==> flow/design.v <==
module CORDIC_Stage (
	input clk,
	input rst,
	input sign_in,
	input USE_SIN_in,
	input [7:0] ite,
	input [32:0] arctan_in_1,
	input [32:0] arctan_in_2,
	input [32:0] target_in,
	input [32:0] curr_angle_in,
	input [32:0] x_in,
	input [32:0] y_in,
	output sign_out,
	output USE_SIN_out,
	output [32:0] curr_angle_out,
	output [32:0] x_out,
	output [32:0] y_out,
	output [32:0] target_out
	);
	reg sign;
	reg [32:0] x[0:1];
	reg [32:0] y[0:1];
	reg [32:0] y_tmp[0:3];
	reg [32:0] x_tmp[0:3];
	reg [3:0] count[0:1];
	reg [32:0] current_angle[0:1];
	reg [32:0] atan[0:1];
	reg [32:0] target_q;
	reg USE_SIN_q;
	reg sign_q;
	reg [32:0] x_q;
	reg [32:0] y_q;
	reg [32:0] current_angle_q;
	always @(posedge clk) begin
			sign = sign_in;
			target_q <= target_in;
			USE_SIN_q <= USE_SIN_in;
			count[0] = ite[7:4];
			y_tmp[0] = sign ? y_in : ~y_in+1;
			y_tmp[1] = {y_tmp[0][32], y_tmp[0][31:0]>>count[0]};
			x_tmp[0] = sign ? x_in : ~x_in+1;
			x_tmp[1] = {x_tmp[0][32], x_tmp[0][31:0]>>count[0]};
			x[0] = x_in + y_tmp[1];
			y[0] = x_tmp[1] + y_in;
			atan[0] = sign ? arctan_in_1 : ~arctan_in_1+1;
			current_angle[0] = curr_angle_in + atan[0];
			if (current_angle[0] > target_in) begin
				sign = 1'b0;
			end
			else begin
				sign = 1'b1;
			end
			count[1] = ite[3:0];
			y_tmp[2] = sign ? y[0] : ~y[0]+1;
			y_tmp[3] = {y_tmp[2][32], y_tmp[2][31:0]>>count[1]};
			x_tmp[2] = sign ? x[0] : ~x[0]+1;
			x_tmp[3] = {x_tmp[2][32], x_tmp[2][31:0]>>count[1]};
			x[1] = x[0] + y_tmp[3];
			y[1] = x_tmp[3] + y[0];
			atan[1] = sign ? arctan_in_2 : ~arctan_in_2+1;
			current_angle[1] = current_angle[0] + atan[1];
			if (current_angle[1] > target_in) begin
				sign = 1'b0;
			end
			else begin
				sign = 1'b1;
			end
			sign_q <= sign;
			x_q <= x[1];
			y_q <= y[1];
			current_angle_q <= current_angle[1];
	end
	assign sign_out = sign_q;
	assign curr_angle_out = current_angle_q;
	assign x_out = x_q;
	assign y_out = y_q;
	assign USE_SIN_out = USE_SIN_q;
	assign target_out = target_q;
endmodule
module CORDIC_Top (
    input clk,
    input [31:0] target,
	 output [31:0] cos_x
);
	wire sign_intermediate[0:6];
	wire USE_SIN_intermediate[0:6];
	wire [32:0] angle_intermediate[0:6];
	wire [32:0] x_intermediate[0:6];
	wire [32:0] y_intermediate[0:6];
	wire [32:0] target_intermediate[0:6];
	wire [32:0] arctan[0:13];
	wire [7:0] ite[0:6];
	wire [32:0] x_init = 33'b01;
	wire [32:0] y_init = 33'b001;
	assign arctan[0]  = 33'b000011111010110110111011000000000;
	assign arctan[1]  = 33'b000001111111010101101110101010000;
	assign arctan[2]  = 33'b000000111111111010101011011110000;
	assign arctan[3]  = 33'b000000011111111111010101010111000;
	assign arctan[4]  = 33'b000000001111111111111010101010110;
	assign arctan[5]  = 33'b000000000111111111111111010101011;
	assign arctan[6]  = 33'b000000000011111111111111111010110;
	assign arctan[7]  = 33'b000000000001111111111111111111011;
	assign arctan[8]  = 33'b000000000000111111111111111111111;
	assign arctan[9]  = 33'b000000000000100000000000000000000;
	assign arctan[10] = 33'b000000000000010000000000000000000;
	assign arctan[11] = 33'b000000000000001000000000000000000;
	assign arctan[12] = 33'b000000000000000100000000000000000;
	assign arctan[13] = 33'b000000000000000010000000000000000;
	assign ite[0]  = 8'b00100011;
	assign ite[1]  = 8'b01000101;
	assign ite[2]  = 8'b01100111;
	assign ite[3]  = 8'b10001001;
	assign ite[4]  = 8'b10101011;
	assign ite[5]  = 8'b11001101;
	assign ite[6]  = 8'b11101111;
	reg init_sign;
	reg USE_SIN;
	wire [32:0] init_angle = 33'b000111011010110001100111000000000;
	reg [32:0] ext_target;
	reg [32:0] fin_target;
	always @* begin
		ext_target = { 1'b0 , target};
		USE_SIN = 0;
		if (ext_target > init_angle) begin
			if (ext_target > 33'b00111) begin
				fin_target = 33'b011001001000011111101101010100010 + (~ext_target + 1);
				init_sign = 1;
				USE_SIN = 1;
			end else begin
				init_sign = 1;
				fin_target = ext_target;
			end
		end
		else begin
			init_sign = 0;
			fin_target = ext_target;
		end
	end
	CORDIC_Stage stage1(
		 .clk(clk),
		 .sign_in(init_sign),
		 .USE_SIN_in(USE_SIN),
		 .ite(ite[0]),
		 .target_in(fin_target),
		 .arctan_in_1(arctan[0]),
		 .arctan_in_2(arctan[1]),
		 .curr_angle_in(init_angle),
		 .x_in(x_init),
		 .y_in(y_init),
		 .sign_out(sign_intermediate[0]),
		 .curr_angle_out(angle_intermediate[0]),
		 .x_out(x_intermediate[0]),
		 .y_out(y_intermediate[0]),
		 .target_out(target_intermediate[0]),
		 .USE_SIN_out(USE_SIN_intermediate[0])
	);
	CORDIC_Stage stage2(
		 .clk(clk),
		 .sign_in(sign_intermediate[0]),
		 .USE_SIN_in(USE_SIN_intermediate[0]),
		 .ite(ite[1]),
		 .target_in(target_intermediate[0]),
		 .arctan_in_1(arctan[2]),
		 .arctan_in_2(arctan[3]),
		 .curr_angle_in(angle_intermediate[0]),
		 .x_in(x_intermediate[0]),
		 .y_in(y_intermediate[0]),
		 .sign_out(sign_intermediate[1]),
		 .curr_angle_out(angle_intermediate[1]),
		 .x_out(x_intermediate[1]),
		 .y_out(y_intermediate[1]),
		 .target_out(target_intermediate[1]),
		 .USE_SIN_out(USE_SIN_intermediate[1])
	);
	CORDIC_Stage stage3(
		 .clk(clk),
		 .sign_in(sign_intermediate[1]),
		 .USE_SIN_in(USE_SIN_intermediate[1]),
		 .ite(ite[2]),
		 .target_in(target_intermediate[1]),
		 .arctan_in_1(arctan[4]),
		 .arctan_in_2(arctan[5]),
		 .curr_angle_in(angle_intermediate[1]),
		 .x_in(x_intermediate[1]),
		 .y_in(y_intermediate[1]),
		 .sign_out(sign_intermediate[2]),
		 .curr_angle_out(angle_intermediate[2]),
		 .x_out(x_intermediate[2]),
		 .y_out(y_intermediate[2]),
		 .target_out(target_intermediate[2]),
		 .USE_SIN_out(USE_SIN_intermediate[2])
	);
	CORDIC_Stage stage4(
		 .clk(clk),
		 .sign_in(sign_intermediate[2]),
		 .USE_SIN_in(USE_SIN_intermediate[2]),
		 .ite(ite[3]),
		 .target_in(target_intermediate[2]),
		 .arctan_in_1(arctan[6]),
		 .arctan_in_2(arctan[7]),
		 .curr_angle_in(angle_intermediate[2]),
		 .x_in(x_intermediate[2]),
		 .y_in(y_intermediate[2]),
		 .sign_out(sign_intermediate[3]),
		 .curr_angle_out(angle_intermediate[3]),
		 .x_out(x_intermediate[3]),
		 .y_out(y_intermediate[3]),
		 .target_out(target_intermediate[3]),
		 .USE_SIN_out(USE_SIN_intermediate[3])
	);
	CORDIC_Stage stage5(
		 .clk(clk),
		 .sign_in(sign_intermediate[3]),
		 .USE_SIN_in(USE_SIN_intermediate[3]),
		 .ite(ite[4]),
		 .target_in(target_intermediate[3]),
		 .arctan_in_1(arctan[8]),
		 .arctan_in_2(arctan[9]),
		 .curr_angle_in(angle_intermediate[3]),
		 .x_in(x_intermediate[3]),
		 .y_in(y_intermediate[3]),
		 .sign_out(sign_intermediate[4]),
		 .curr_angle_out(angle_intermediate[4]),
		 .x_out(x_intermediate[4]),
		 .y_out(y_intermediate[4]),
		 .target_out(target_intermediate[4]),
		 .USE_SIN_out(USE_SIN_intermediate[4])
	);
	CORDIC_Stage stage6(
		 .clk(clk),
		 .sign_in(sign_intermediate[4]),
		 .USE_SIN_in(USE_SIN_intermediate[4]),
		 .ite(ite[5]),
		 .target_in(target_intermediate[4]),
		 .arctan_in_1(arctan[10]),
		 .arctan_in_2(arctan[11]),
		 .curr_angle_in(angle_intermediate[4]),
		 .x_in(x_intermediate[4]),
		 .y_in(y_intermediate[4]),
		 .sign_out(sign_intermediate[5]),
		 .curr_angle_out(angle_intermediate[5]),
		 .x_out(x_intermediate[5]),
		 .y_out(y_intermediate[5]),
		 .target_out(target_intermediate[5]),
		 .USE_SIN_out(USE_SIN_intermediate[5])
	);
	CORDIC_Stage stage7(
		 .clk(clk),
		 .sign_in(sign_intermediate[5]),
		 .USE_SIN_in(USE_SIN_intermediate[5]),
		 .ite(ite[6]),
		 .target_in(target_intermediate[5]),
		 .arctan_in_1(arctan[12]),
		 .arctan_in_2(arctan[13]),
		 .curr_angle_in(angle_intermediate[5]),
		 .x_in(x_intermediate[5]),
		 .y_in(y_intermediate[5]),
		 .sign_out(sign_intermediate[6]),
		 .curr_angle_out(angle_intermediate[6]),
		 .x_out(x_intermediate[6]),
		 .y_out(y_intermediate[6]),
		 .target_out(target_intermediate[6]),
		 .USE_SIN_out(USE_SIN_intermediate[6])
	);
	wire [31:0] K = 32'b01101101111011001010110110001011;
	wire [31:0] done;
	assign done = USE_SIN_intermediate[6] ? y_intermediate[6][31:0] : x_intermediate[6][31:0];
	assign cos_x = done*K;
endmodule
Hand-over note for CORDIC_Top

Step by step through the tools: CORDIC_Top
Module CORDIC_Top before and after one edit of its RTL, step after step.
Lines under "unedited" count in the file above, lines under "edited" in the edited file.
"change": "edited" minus "unedited" as printed here.
Library cell names are shortened.
The mark -- stands for no value.
- top module: CORDIC_Top
- clock port: clk
- standard-cell library: sky130hd
- timing corner: tt_025C_1v80

Diff
The edit as a unified diff against the file above.
A script made this edit; it was not meant as an optimisation.
begin of diff
@@ -67,8 +67,8 @@
 			end
 			sign_q <= sign;
-			x_q <= x[1];
 			y_q <= y[1];
 			current_angle_q <= current_angle[1];
 	end
+	always @(*) x_q = x[1];
 	assign sign_out = sign_q;
 	assign curr_angle_out = current_angle_q;
end of diff

Elaborated design
Counts by Yosys on the flattened word-level netlist (proc, flatten, opt, wreduce). Print and check cells are left out. Cells with the same type and inputs are merged into one.
- operators by class (item ; unedited ; edited ; change):
    $add $sub $neg ; 42 ; 42 ; 0
    multiply operators ; 1 ; 1 ; 0
    order comparisons ; 15 ; 15 ; 0
    muxes and demuxes ; 36 ; 36 ; 0
    bitwise gates (word level) ; 14 ; 14 ; 0
- operators with widths (operator ; unedited ; edited ; change):
    22-bit by 32-bit adder with 32-bit output ; 1 ; 0 ; -1
    32-bit by 20-bit adder with 32-bit output ; 1 ; 0 ; -1
    20-bit by 32-bit adder with 32-bit output ; 0 ; 1 ; +1
    32-bit by 22-bit adder with 32-bit output ; 0 ; 1 ; +1
Unchanged operator kinds not shown: 26.
- storage and ports (item ; unedited ; edited ; change):
    register bits ; 626 ; 626 ; 0
    bits of input ports ; 33 ; 33 ; 0
    output and inout port bits ; 32 ; 32 ; 0
    cells after elaboration ; 133 ; 133 ; 0

Depth
Yosys ltp: most cells in a row. Word level: on the elaborated netlist, between registers, memories and ports. Mapped: between sequential cells and ports; inverters and the memories' decode and read muxes count.
- logic depth (item ; unedited ; edited ; change):
    depth after elaboration ; 10 ; 10 ; 0
    ABC_AREA ; 0 ; 0 ; --
    mapped depth ; 56 ; 54 ; -2
    depth with buffers taken out ; 52 ; 51 ; -1

Netlist
Source: synth_stat.txt of the flow (Yosys; design flattened, memories mapped). It holds for the ABC_AREA given above (unset counts as 0); a run with the other value may have another netlist.
- cells by type (type ; unedited ; edited ; change):
    nor3_1 ; 180 ; 134 ; -46
    a21oi_1 ; 516 ; 539 ; +23
    nand2b_1 ; 129 ; 109 ; -20
    a31oi_1 ; 54 ; 71 ; +17
    nor2_1 ; 513 ; 527 ; +14
    or3_1 ; 55 ; 42 ; -13
    nor2b_1 ; 121 ; 109 ; -12
    o21bai_1 ; 74 ; 86 ; +12
    and3_1 ; 56 ; 44 ; -12
    o21ai_0 ; 331 ; 342 ; +11
    inv_1 ; 808 ; 818 ; +10
    o2111ai_1 ; 21 ; 11 ; -10
    a31o_2 ; 15 ; 25 ; +10
    a311oi_1 ; 9 ; 19 ; +10
    a21o_1 ; 224 ; 233 ; +9
    and2_1 ; 38 ; 47 ; +9
    o211ai_1 ; 35 ; 26 ; -9
    a21boi_0 ; 26 ; 34 ; +8
Unchanged cell types not shown: 14.
The list need not be complete.
- mapped netlist (item ; unedited ; edited ; change):
    standard cells after synthesis ; 7232 ; 7246 ; +14
    mapped area (um^2) ; 60788.3 ; 61056.1 ; +267.8
    sequential part of the area (um^2) ; 11451.0 ; 11451.0 ; 0.0
    flip-flop cells ; 572 ; 572 ; 0
    buffer cells ; 92 ; 90 ; -2
By module: a second synthesis without flattening, with its own total; a netlist apart from the flattened one above.
- unflattened totals (item ; unedited ; edited ; change):
    cell total of the unflattened synthesis ; 25231 ; 25231 ; 0
    area (unflattened synthesis) (um^2) ; 187448.5 ; 187448.5 ; 0.0
Rows give one instance, submodules left out.
- modules, unedited (module ; times used ; cells ; area (um^2) ; seq. area (um^2)):
    CORDIC_Stage ; 7 ; 3459 ; 25390.6 ; 2682.6
    CORDIC_Top ; 1 ; 1018 ; 9714.3 ; 0.0
- modules, edited (module ; times used ; cells ; area (um^2) ; seq. area (um^2)):
    CORDIC_Stage ; 7 ; 3459 ; 25390.6 ; 2682.6
    CORDIC_Top ; 1 ; 1018 ; 9714.3 ; 0.0

Worst setup path after synthesis
Source: OpenSTA report_checks on the synthesized netlist (no wires, ideal clock, input and output delay 20% of the period each), path of least setup slack; recovery checks are left aside. Register names are those of the netlist, which keeps one name where synthesis merged equal registers.
- timing after synthesis (item ; unedited ; edited ; change):
    path kind ; reg-to-reg ; reg-to-reg ; --
    start ; reg stage1.sign_q ; reg stage3.sign_q ; --
    end ; reg stage2.sign_q ; reg stage4.sign_q ; --
    clock period (ns) ; 10.0 ; 10.0 ; 0.0
    setup time (ns) ; 0.074 ; 0.074 ; 0.000
    time at the first pin (ns) ; 0.000 ; 0.000 ; 0.000
    data arrival time (ns) ; 10.038 ; 10.790 ; +0.752
    required time (ns) ; 9.926 ; 9.926 ; 0.000
    slack (ns) ; -0.112 ; -0.864 ; -0.752
    delay of the path (ns) ; 10.112 ; 10.864 ; +0.752
    driving pins on the path ; 55 ; 43 ; -12
    path buffers ; 4 ; 4 ; 0
    period reached after synthesis (ns) ; 10.112 ; 10.864 ; +0.752
"delay of the path" is the arrival time less input delay plus setup time.
"driving pins on the path" counts driving pins, that of a launching flip-flop among them; a cell with two outputs on the path counts twice.
"period reached after synthesis" is the clock period less the worst setup slack; recovery checks do not enter. This is arithmetic on one report: input and output delays are still those of the set period (20% each).
Between the ends stands the longest chain of elaborated cells between them, by number of cells; it is not shown to be the way that was timed. Of several equally long chains one is given.
A line is the first line of the expression or statement that the cell stems from. Yosys adds cells for indexed reads and writes and turns some case tables into memories.
Between the ends, after synthesis, unedited:
- cell sequence: dfxtp_1 > clkbuf_1 > clkbuf_1 > clkinv_1 > clkbuf_1 > ha_1 > fa_1 > o21bai_1 > a21oi_1 > nor2b_1 > o21ai_0 > a21oi_1 > o21a_1 > o21ai_0 > nand2b_1 > a21oi_1 > o21bai_1 > a31oi_1 > (+19 left out) > a21oi_1 > o21ai_0 > o41ai_1 > o2111ai_1 > a31oi_1 > nor2b_1 > xnor2_1 > ha_1 > nor2b_1 > o21ai_0 > nand2b_1 > a21oi_1 > nor2b_1 > o21ai_0 > nand2b_1 > a21oi_1 > o31ai_1 > o21ai_0
- noted cells in the longest elaborated chain: 7
- elaborated cells on any way between the ends: 7
- source lines of those cells at 6
- those cells by class: add/sub: 2; compare: 2; mux: 3
- ends and longest elaborated chain, after synthesis, unedited (item ; RTL line ; RTL):
    start, declared ; 30 ; reg sign_q;
    start, assigned ; 68 ; sign_q <= sign;
    33-bit 2-to-1 mux ; 45 ; atan[0] = sign ? arctan_in_1 : ~arctan_in_1+1;
    33-bit adder ; 46 ; current_angle[0] = curr_angle_in + atan[0];
    33-bit greater-than comparator ; 47 ;
    33-bit 2-to-1 mux ; 60 ; atan[1] = sign ? arctan_in_2 : ~arctan_in_2+1;
    33-bit adder ; 61 ; current_angle[1] = current_angle[0] + atan[1];
    33-bit greater-than comparator ; 62 ;
    1-bit 2-to-1 mux ; 62 ;
    end, assigned ; 68 ;
    end, declared ; 30 ;
Between the ends, after synthesis, edited:
- cell sequence: dfxtp_1 > clkbuf_1 > inv_1 > clkbuf_1 > ha_1 > nor2b_1 > o21ai_0 > a21boi_0 > o21a_1 > o311a_1 > o221a_2 > o41ai_1 > o22ai_1 > a221o_1 > o41a_1 > a41o_1 > a21oi_1 > xnor2_1 > (+7 left out) > ha_1 > o21a_1 > o21ai_0 > a21o_1 > a21oi_1 > a2111oi_0 > o2111a_1 > o41ai_1 > a221oi_1 > o21ai_0 > o41ai_1 > xnor2_1 > xnor3_1 > ha_1 > nand4_1 > nor2_1 > a221o_1 > o21ai_0
- noted cells in the longest elaborated chain: 7
- elaborated cells on any way between the ends: 7
- source lines of those cells at 6
- those cells by class: add/sub: 2; compare: 2; mux: 3
- ends and longest elaborated chain, after synthesis, edited (item ; RTL line ; RTL):
    start, declared ; 30 ; reg sign_q;
    start, assigned ; 68 ; sign_q <= sign;
    33-bit 2-to-1 mux ; 45 ; atan[0] = sign ? arctan_in_1 : ~arctan_in_1+1;
    33-bit adder ; 46 ; current_angle[0] = curr_angle_in + atan[0];
    33-bit greater-than comparator ; 47 ;
    33-bit 2-to-1 mux ; 60 ; atan[1] = sign ? arctan_in_2 : ~arctan_in_2+1;
    33-bit adder ; 61 ; current_angle[1] = current_angle[0] + atan[1];
    33-bit greater-than comparator ; 62 ;
    1-bit 2-to-1 mux ; 62 ;
    end, assigned ; 68 ;
    end, declared ; 30 ;

Worst path after layout
From the final timing report of each run of set A: the path of least setup slack in the routed layout; clock arrival at registers is part of the times.
- timing after layout (item ; unedited ; edited ; change):
    path kind ; reg-to-output ; reg-to-output ; --
    start ; reg stage7.y_q[15] ; reg stage7.y_q[15] ; --
    end ; out cos_x[26] ; out cos_x[29] ; --
    clock period (ns) ; 9.79 ; 9.79 ; 0.00
    external output delay (ns) ; 1.96 ; 1.96 ; 0.00
    time at the first pin (ns) ; 0.66 ; 0.66 ; 0.00
    data arrival time (ns) ; 7.40 ; 7.49 ; +0.09
    required time (ns) ; 7.83 ; 7.83 ; 0.00
    slack (ns) ; 0.43 ; 0.34 ; -0.09
    driving pins on the path ; 21 ; 20 ; -1
    path buffers ; 3 ; 1 ; -2
Between the ends stands the longest chain of elaborated cells between them, by number of cells; it is not shown to be the way that was timed. Of several equally long chains one is given.
Between the ends, after layout, unedited:
- cell sequence: dfxtp_2 > ha_1 > inv_1 > fa_1 > fa_1 > fa_1 > fa_1 > inv_1 > fa_1 > fa_1 > fa_1 > ha_1 > and3_1 > and3_1 > o211ai_1 > nand3_1 > o41ai_2 > buf_4 > buf_4 > xnor2_1 > clkdlybuf4s50_1
- noted cells in the longest elaborated chain: 1
- elaborated cells on any way between the ends: 1
- source lines of those cells at 1
- those cells by class: mul: 1
- ends and longest elaborated chain, after layout, unedited (item ; RTL line ; RTL):
    start, declared ; 32 ; reg [32:0] y_q;
    start, assigned ; 70 ; y_q <= y[1];
    32-bit by 31-bit multiplier with 32-bit output ; 268 ; assign cos_x = done*K;
    end, declared ; 83 ; output [31:0] cos_x
Between the ends, after layout, edited:
- cell sequence: dfxtp_1 > ha_1 > inv_1 > fa_1 > fa_1 > fa_1 > fa_1 > inv_1 > fa_1 > fa_1 > fa_1 > ha_1 > and2_1 > o21ai_1 > o31ai_4 > o21ai_1 > o21bai_1 > a21oi_2 > xnor2_2 > clkdlybuf4s50_1
- noted cells in the longest elaborated chain: 1
- elaborated cells on any way between the ends: 1
- source lines of those cells at 1
- those cells by class: mul: 1
- ends and longest elaborated chain, after layout, edited (item ; RTL line ; RTL):
    start, declared ; 32 ; reg [32:0] y_q;
    start, assigned ; 69 ; y_q <= y[1];
    32-bit by 31-bit multiplier with 32-bit output ; 268 ; assign cos_x = done*K;
    end, declared ; 83 ; output [31:0] cos_x

Flow runs
Runs of the flow (Yosys, OpenROAD) on both versions; the two runs of a pair have the same settings. The constraints put input and output delay at 20% of the set period each and load the outputs with 0.01 pF.
Flow settings, set A:
- CORE_UTILIZATION at 40
- noted period_ns: 9.79
- CAP_MARGIN at 20
- noted CORE_MARGIN: 2
- noted SLEW_MARGIN: 20
- measured results, set A (item ; unedited ; edited ; change):
    cell area after synthesis (um^2) ; 60788.3 ; 61056.1 ; +267.8
    area of the die (um^2) ; 155106.0 ; 155780.0 ; +674.0
    utilization after routing ; 0.444 ; 0.447 ; +0.003
    setup slack of the critical path (ns) ; 0.431 ; 0.342 ; -0.089
    achieved clock period (ns) ; 9.359 ; 9.448 ; +0.089
Flow settings, set B:
- CAP_MARGIN at 20
- CORE_ASPECT_RATIO at 1.41
- noted CORE_MARGIN: 8
- CORE_UTILIZATION at 29
- noted CTS_CLUSTER_DIAMETER: 308
- GPL_TIMING_DRIVEN at 0
- MAX_ROUTING_LAYER: met5
- MIN_ROUTING_LAYER: met1
- PLACE_DENSITY_LB_ADDON: 0.05
- noted period_ns: 6.89
- noted SLEW_MARGIN: 20
- measured results, set B (item ; unedited ; edited ; change):
    cell area after synthesis (um^2) ; 60788.3 ; 61056.1 ; +267.8
    area of the die (um^2) ; 224739.0 ; 225692.0 ; +953.0
    utilization after routing ; 0.369 ; 0.373 ; +0.004
    setup slack of the critical path (ns) ; -2.069 ; -3.075 ; -1.006
    achieved clock period (ns) ; 8.959 ; 9.965 ; +1.006
By "achieved clock period" is meant the clock period of the run minus its worst setup slack. This is arithmetic on one report: input and output delays are still those of the set period (20% each).

End of note.
